==> flow/design.v <==
`timescale 1ns / 1ps
module xbip_dsp48_macro_0 (
    input wire                 CLK,
    input wire                 CE,
    input wire signed  [7:0]   A,
    input wire signed  [7:0]   B,
    input wire signed  [30:0]  C,
    output wire signed [31:0]  P
);
assign P = A * B + C;
endmodule
`timescale 1ns / 1ps
module MAC(
    input wire rstn_i,
    input wire clk_i,
    input wire dsp_enable_i,
    input wire dsp_valid_i,
    input wire signed [7:0] dsp_input_i,
    input wire signed [7:0] dsp_weight_i,
    output wire valid_o_d,
    output reg done_o,
    output wire signed [31:0] dsp_output_o
);
reg signed [30:0] partial_sum;     
reg signed [31:0] dsp_output;
wire signed [31:0] dsp_temp;
wire dsp_valid_o;
reg [1:0] dsp_valid_delay;
assign dsp_output_o = dsp_output;
assign dsp_valid_o = dsp_valid_delay[0];
assign valid_o_d = dsp_valid_delay[1];
always @(posedge clk_i or negedge rstn_i) begin
    if (!rstn_i) begin
        partial_sum <= 0;
    end else if (valid_o_d) begin
        partial_sum <= 0;
    end else begin
        partial_sum <= $signed ({dsp_temp[31],dsp_temp[29:0]});
    end 
end
always @(posedge clk_i or negedge rstn_i) begin
    if (!rstn_i) begin
        dsp_valid_delay <=0;
    end
    else begin
        dsp_valid_delay[0] <= dsp_valid_i;
        dsp_valid_delay[1] <= dsp_valid_delay[0];
    end
end
always @(posedge clk_i or negedge rstn_i) begin    
    if(!rstn_i) begin
        dsp_output <= 0;
        done_o <= 0;
    end
    else if (dsp_valid_o) begin
        dsp_output <= dsp_temp;
        done_o <= 1;
    end
    else begin
        dsp_output <=0;
        done_o <= 0;
    end
end 
xbip_dsp48_macro_0 DSP_for_MAC (
    .CLK(clk_i),              
    .CE(dsp_enable_i),        
    .A(dsp_input_i),          
    .B(dsp_weight_i),         
    .C(partial_sum),          
    .P(dsp_temp)              
);
endmodule
module Quantize
#(
    parameter WIDTH_INPUT       = 32, 
    parameter WIDTH_OUTPUT      = 8,
    parameter NUM_CALCULATE     = 8,
    parameter SCALIING_FACTOR   = 2408, 
    parameter QUANTIZE_BIT      = 8
)
(
    input wire                              clk_i,           
    input wire                              rstn_i,          
    input wire                              i_q_en,          
    input wire signed   [WIDTH_INPUT-1:0]   din_i,           
    output wire signed  [WIDTH_OUTPUT-1:0]  o_qout,          
    output wire                             o_qvalid,        
    output wire                             done_o           
);
    localparam LOCAL_COUNTER = $clog2(NUM_CALCULATE);  
    reg         [LOCAL_COUNTER-1:0] rCnt;                
    reg signed  [WIDTH_INPUT-1:0]   rScaled;             
    reg signed  [WIDTH_OUTPUT-1:0]  rClipped;            
    reg     rEn_delay;                                   
    reg     q_valid;                                     
    reg     q_done;                                      
    always @(posedge clk_i) begin
        if (!rstn_i) begin
            rEn_delay <= 0;                        
        end else begin
            rEn_delay <= i_q_en;                   
        end
    end
    always @(posedge clk_i or negedge rstn_i) begin
        if (!rstn_i) begin
            rScaled <= 0;                           
        end else if(din_i >= 0) begin
            rScaled <= (din_i + SCALIING_FACTOR / 2) / SCALIING_FACTOR;  
        end else begin
            rScaled <= (din_i - SCALIING_FACTOR / 2) / SCALIING_FACTOR;  
        end
    end
    always @(posedge clk_i) begin
        if (!rstn_i) begin
            q_valid <= 0;                          
            q_done  <= 0;                          
        end else if (rEn_delay) begin
            q_valid <= 1;                          
        end else if (rCnt == NUM_CALCULATE-2) begin
            q_done  <= 1;                           
        end else if (rCnt == NUM_CALCULATE-1) begin
            q_done  <= 0;                           
            q_valid <= 0;                          
        end
    end
    always @(posedge clk_i) begin
        if (!rstn_i) begin
            rCnt    <= 0;                              
        end else if(q_valid) begin
            rCnt <= rCnt + 1;                       
        end else begin
            rCnt <= 0;                              
        end
    end
    always @(posedge clk_i or negedge rstn_i) begin
        if (!rstn_i) begin
            rClipped <= 0;                          
        end else if (q_valid | rEn_delay) begin
            case(rScaled[QUANTIZE_BIT:QUANTIZE_BIT-1])
                2'b01:  begin
                    rClipped <= {(QUANTIZE_BIT-1){1'b1}};  
                end
                2'b10:  begin
                    rClipped <= {1'b1,{(QUANTIZE_BIT-1){1'b0}}};  
                end
                default:    begin
                    rClipped <= rScaled[QUANTIZE_BIT-1:0];  
                end
            endcase
        end else begin
            rClipped <= 0;                          
        end
    end    
    assign o_qvalid = q_valid;                     
    assign done_o   = q_done;                        
    assign o_qout   = rClipped;                      
endmodule
module Dequantize
#(
    parameter WIDTH_INPUT       = 32,
    parameter WIDTH_OUTPUT      = 32,
    parameter SCALIING_FACTOR_X = 2408,   
    parameter SCALIING_FACTOR_Y = 134,    
    parameter NUM_COUNTER_BIT   = 3,
    parameter NUM_CALCULATE     = 4
)
(
    input wire  clk_i,                               
    input wire  rstn_i,                              
    input wire signed   [WIDTH_INPUT-1:0]   din_i,   
    input wire  valid_i,                             
    output wire valid_o,                             
    output wire done_o,                              
    output wire signed  [WIDTH_OUTPUT-1:0]  dout_o   
);
    reg         [NUM_COUNTER_BIT-1:0]   rCnt;            
    reg signed  [WIDTH_OUTPUT-1:0]      rScaled;         
    reg         q_done;                                  
    reg [1:0]   valid_delay;                             
    always @(posedge clk_i or negedge rstn_i) begin
        if (!rstn_i) begin
            rScaled <= 0;
        end else begin
            rScaled <= din_i * SCALIING_FACTOR_X * SCALIING_FACTOR_Y; 
        end
    end
    always @(posedge clk_i or negedge rstn_i) begin
        if (!rstn_i) begin
            q_done <= 0;
        end else if (rCnt == NUM_CALCULATE-2) begin
            q_done <= 1;
        end else if (rCnt == NUM_CALCULATE-1) begin
            q_done <= 0;
        end
    end
    always @(posedge clk_i or negedge rstn_i) begin
        if (!rstn_i) begin
            rCnt <= 0;
        end else if (valid_o) begin
            rCnt <= rCnt + 1;
        end else begin
            rCnt <= 0;
        end
    end
    always @(posedge clk_i or negedge rstn_i) begin
        if (!rstn_i) begin
            valid_delay <= 0;
        end else begin
            valid_delay[0] <= valid_i;
            valid_delay[1] <= valid_delay[0];
        end
    end
    assign done_o = q_done;
    assign valid_o = valid_delay[1];
    assign dout_o = rScaled;
endmodule
module top(
    input wire                  clk_i,           
    input wire                  rstn_i,          
    input wire                  start_i,         
    input wire signed   [31:0]  vector_x_i,      
    input wire signed   [31:0]  quant_w_i,       
    output wire                 done_o,          
    output wire signed  [31:0]  dout_o           
);
wire quantize_done;                        
wire dequantize_done;                      
wire signed [7:0]   quantized_data;          
wire signed [31:0]  mac_out [3:0];           
reg signed  [31:0]  mac_o [3:0];             
wire valid;                                
wire mac_done;                             
wire [3:0] mac_done_w;                     
assign mac_done = mac_done_w[0];
reg q_valid;                               
reg [31:0] q_in;                           
Quantize #(
    .WIDTH_INPUT(32), 
    .WIDTH_OUTPUT(8),
    .NUM_CALCULATE(8),                     
    .SCALIING_FACTOR(2408),                
    .QUANTIZE_BIT(8) 
) quantize_inst (
    .clk_i(clk_i),                         
    .rstn_i(rstn_i),                       
    .i_q_en(start_i),                      
    .din_i(vector_x_i),                    
    .o_qout(quantized_data),               
    .o_qvalid(valid),                      
    .done_o(quantize_done)                 
);
genvar i;
generate 
    for (i = 0; i < 4; i = i + 1) begin : mac_gen
        MAC mymac(
            .clk_i(clk_i),                 
            .rstn_i(rstn_i),               
            .dsp_enable_i(valid),          
            .dsp_valid_i(quantize_done),   
            .dsp_input_i(quantized_data),  
            .dsp_weight_i(quant_w_i[32-1-8*i:32-8*(i+1)]),  
            .done_o(mac_done_w[i]),        
            .dsp_output_o(mac_out[i])      
        );
        always @(posedge clk_i or negedge rstn_i) begin
            if (!rstn_i) begin
                mac_o[i] <= 0;             
            end else if (mac_done) begin
                mac_o[i] <= mac_out[i];    
            end
        end
    end
endgenerate
Dequantize #(
    .WIDTH_INPUT(32),                      
    .WIDTH_OUTPUT(32), 
    .SCALIING_FACTOR_X(2408), 
    .SCALIING_FACTOR_Y(134),
    .NUM_COUNTER_BIT(3),                   
    .NUM_CALCULATE(4) 
) dequantize_inst (
    .clk_i(clk_i),                         
    .rstn_i(rstn_i),                       
    .din_i(q_in),                          
    .valid_i(q_valid),                     
    .done_o(dequantize_done),              
    .dout_o(dout_o)                        
);
reg [1:0] qCnt;                            
always @(posedge clk_i or negedge rstn_i) begin
    if (!rstn_i) begin
        qCnt <= 0;                         
    end else if (q_valid) begin
        qCnt <= qCnt + 1;                  
    end
end
always @(posedge clk_i or negedge rstn_i) begin
    if (!rstn_i) begin
        q_valid <= 0;                      
    end else if (mac_done) begin
        q_valid <= 1;                      
    end else if (qCnt == 3) begin
        q_valid <= 0;                      
    end
end
always @(posedge clk_i or negedge rstn_i) begin
    if (!rstn_i) begin
        q_in <= 0;                         
    end else if (q_valid) begin
        q_in <= mac_o[qCnt];               
    end else begin
        q_in <= 0;                         
    end
end
assign done_o = dequantize_done ? 1 : 0;   
endmodule
# == Tool chain data of top ==
# Tool output for the design above, in the order of the flow.
# Line numbers count from 1 in the design file above.
# Library cell names are shortened.
# The mark n/a stands for no value.
# setup
design,top
clock,clk_i
lib,sky130hd
corner,tt_025C_1v80

# == After elaboration ==
# Yosys after proc, flatten, opt, wreduce and memory -nomap, before mapping. Print and check cells are not counted. Equal cells are merged and count once.
# classes
n_reduce_logical,8
n_logic,2
addsub,9
equal,10
n_div,2
compare,1
n_mul,6
muxes,24
# op_table
operator,count
divider 32 x 13 -> 32 bit with constant B,2
multiplier 8 x 8 -> 16 bit,4
multiplier 32 x 10 -> 29 bit with constant B,1
multiplier 29 x 8 -> 28 bit with constant B,1
2-to-1 mux 32 bit,5
adder 32 x 31 -> 32 bit,4
parallel mux 32 bit (select 4 bit),1
2-to-1 mux 31 bit,4
greater-or-equal comparator 32 x 1 -> 1 bit with constant B,1
adder 32 x 12 -> 32 bit with constant B,1
subtractor 32 x 12 -> 32 bit with constant B,1
parallel mux 8 bit (select 2 bit),1
2-to-1 mux 1 bit,10
2-to-1 mux 9 bit,1
nonzero test 2 bit,4
2-to-1 mux 8 bit,1
== test 2 bit with constant B,3
AND reduction 2 bit,3
adder 3 x 1 -> 3 bit with constant B,2
== test 3 x 2 -> 1 bit with constant B,2
== test 3 bit with constant B,2
== test 2 x 1 -> 1 bit with constant B,2
2-to-1 mux 3 bit,1
adder 2 x 1 -> 2 bit with constant B,1
!= test 2 x 1 -> 1 bit with constant B,1
zero test 2 bit,1
bitwise OR 1 bit,1
inverter 1 bit,1
# bits
in_bits,67
elab_cells,92
output_inout_bits,33
regBits,481

# == Depth ==
# Longest topological path by Yosys (ltp), each cell counted once; first at word level (registers and memories cut), then after technology mapping (sequential cells cut; the memories' decode and read muxes count).
# depth
ltp_word,4
abc_area,0
mapped_depth,98
depth_no_buf,78

# == Synthesis result ==
# The flow's flattened synthesis, as Yosys stat reports it; memories are mapped. The netlist is that of the ABC_AREA named above (0 if unset); the other value can give another one.
# Totals and module areas in this step are rounded.
# mapped
synth_area_um2,45500
cell_count,4864
flip_flops,426
sequential_area_um2,10630
# by_type
type,count,area_total_um2
dfrtp_1,420,1.05E+04
fa_1,307,6.15E+03
ha_1,442,5.53E+03
xnor2_1,264,2.31E+03
and2_1,318,1.99E+03
inv_1,516,1.94E+03
a21oi_1,306,1.53E+03
mux2_2,130,1.46E+03
o21bai_1,159,1.19E+03
nand2_1,307,1.15E+03
xor2_1,110,963.424
nor2b_1,124,775.744
nor2_1,200,750.72
o21ai_0,128,640.614
mux2i_1,48,480.461
clkbuf_1,119,446.678
nand3_1,69,345.331
nor3_1,67,335.322
# Not listed: further types 126, cells in them 830.
# By module: a second synthesis without flattening, with its own total; a netlist apart from the flattened one above.
# hier_totals
hier_cells,5830
hier_area_um2,57770
# Rows give one instance, submodules left out.
# modules
module,cells,area_um2,instances
xbip_dsp48_macro_0,538,5429,4
Quantize,1904,13850,1
MAC,135,2086,4
Dequantize,734,7223,1
top,500,6641,1

# == Worst setup path after synthesis ==
# OpenSTA on the mapped netlist: ideal clock, no wires. The path of least setup slack (recovery checks aside). Input and output delay are each 20% of the period. Register names are those of the netlist, which keeps one name where synthesis merged equal registers.
# synth_path
kind,input -> register
startpoint,input vector_x_i[31]
endpoint,register quantize_inst.rScaled[6]
slack_ns,6.447
delay_ns,19.953
tclk_ns,33.0
driving_pins,89
arrival_time_ns,26.473
in_delay_ns,6.600
n_path_buf,13
synth_period_reached_ns,26.553
# "delay_ns" = arrival - input delay + setup time.
# "driving_pins": output pins that drive a net of the path, with the launching flip-flop's if there is one; two outputs of one cell count as two.
# "synth_period_reached_ns" = period - worst setup slack (recovery checks aside). The figure is calculated, with input and output delays left at 20% of the set period.
# Between the ends stands the longest chain of elaborated cells between them, by number of cells; it is not shown to be the way that was timed. Of several equally long chains one is given.
# A line is the first line of the expression or statement that the cell stems from. Yosys adds cells for indexed reads and writes and turns some case tables into memories.
# A register here has more assigning lines than the two given.
# synth_via
path_cell_list,clkbuf_1 ha_1 buf_2 a21oi_2 o211ai_1 a221oi_2 nand2_1 xnor2_1 o211a_2 nand4bb_1 nor4_4 o311ai_2 and2_1 o21ai_1 xor2_1 buf_2 o311a_2 a21oi_4 [... 53 more ...] mux2i_1 xor2_1 o21ba_2 o21ai_4 a21oi_4 clkbuf_1 o21ai_1 o31ai_1 a31o_1 nand2_1 nand2_1 o211ai_1 o21ai_0 a21oi_1 ha_1 and3_1 a21oi_1 xnor2_1
elab_chain_cells,3
cone_cells,6
lines_between,3
cone_classes,2 x add/sub; 2 x div; 1 x compare; 1 x mux
# synth_lines
element,line_no,source
from (decl),221,"input wire signed   [31:0]  vector_x_i,"
subtractor 32 x 12 -> 32 bit,110,rScaled <= (din_i - SCALIING_FACTOR / 2) / SCALIING_FACTOR;
divider 32 x 13 -> 32 bit,110,
2-to-1 mux 9 bit,107,end else if(din_i >= 0) begin
to (assign),108,rScaled <= (din_i + SCALIING_FACTOR / 2) / SCALIING_FACTOR;
to (assign),110,
to (decl),92,reg signed  [WIDTH_INPUT-1:0]   rScaled;

# == Path in the finished layout ==
# Path of least setup slack in the final report of stored run 1 (OpenROAD, finished layout, wires in). Where an end is a register, its clock arrival counts in the times.
# layout_path
kind,input -> register
startpoint,input vector_x_i[31]
endpoint,register quantize_inst.rScaled[6]
arrival_time_ns,24.77
n_path_buf,21
in_delay_ns,4.12
driving_pins,96
tclk_ns,20.6
slack_ns,-3.65
# Between the ends stands the longest chain of elaborated cells between them, by number of cells; it is not shown to be the way that was timed. Of several equally long chains one is given.
# A register here has more assigning lines than the two given.
# layout_via
path_cell_list,buf_12 clkbuf_16 ha_4 a211oi_4 buf_6 o21a_4 buf_4 nor2_4 buf_4 nor3_2 o221ai_2 nor4_4 buf_6 and2_4 nor4_4 buf_4 o311ai_4 and2_4 [... 60 more ...] buf_6 mux2i_4 xor2_4 o21ba_4 o21ai_4 a21oi_4 mux4_2 a21oi_4 and3_1 o211ai_1 a21oi_4 nand3b_4 nand2_4 a21oi_4 ha_4 and3_4 a21oi_2 xnor2_1
elab_chain_cells,3
cone_cells,6
lines_between,3
cone_classes,2 x add/sub; 2 x div; 1 x compare; 1 x mux
# layout_lines
element,line_no,source
from (decl),221,"input wire signed   [31:0]  vector_x_i,"
subtractor 32 x 12 -> 32 bit,110,rScaled <= (din_i - SCALIING_FACTOR / 2) / SCALIING_FACTOR;
divider 32 x 13 -> 32 bit,110,
2-to-1 mux 9 bit,107,end else if(din_i >= 0) begin
to (assign),108,rScaled <= (din_i + SCALIING_FACTOR / 2) / SCALIING_FACTOR;
to (assign),110,
to (decl),92,reg signed  [WIDTH_INPUT-1:0]   rScaled;

# Flow measurements of top on sky130hd: 4 stored runs with different settings, listed in no order. Input and output delays are each 20% of the period that was set; the output load is 0.01 pF.
# "achieved_period_ns" is the run's clock period less its worst setup slack. It is reckoned from that one timing run; input and output delays stay at 20% of the period that was set.
# The measured numbers are rounded.
# Settings: - = not set for that run.
name,stored run 1,stored run 2,stored run 3,stored run 4
CAP_MARGIN,5,20,5,20
CELL_PAD_IN_SITES_DETAIL_PLACEMENT,1,-,1,1
CELL_PAD_IN_SITES_GLOBAL_PLACEMENT,3,-,-,-
CORE_ASPECT_RATIO,1.8,-,1.8,0.93
CORE_MARGIN,10,2,10,2
CTS_CLUSTER_SIZE,89,-,89,-
GPL_ROUTABILITY_DRIVEN,0,-,0,0
GPL_TIMING_DRIVEN,0,-,0,-
MAX_ROUTING_LAYER,met4,-,met4,-
MIN_ROUTING_LAYER,met2,-,met2,-
SLEW_MARGIN,10,20,10,20
period_ns,20.6,31.4,49.8,33.0
CORE_UTILIZATION,40,40,40,40
SETUP_SLACK_MARGIN,-,4.34,5.0,-
TNS_END_PERCENT,-,-,-,10
util_pct,50.0,47.2,44.2,43.7
achieved_period_ns,24.250,26.506,36.700,30.776
holdWs_ns,0.349,0.337,0.350,0.343
die_um2,128200,116500,128200,116500
yosys_chip_area_um2,45500,45500,45500,45500
ws_setup_ns,-3.650,4.894,13.10,2.224
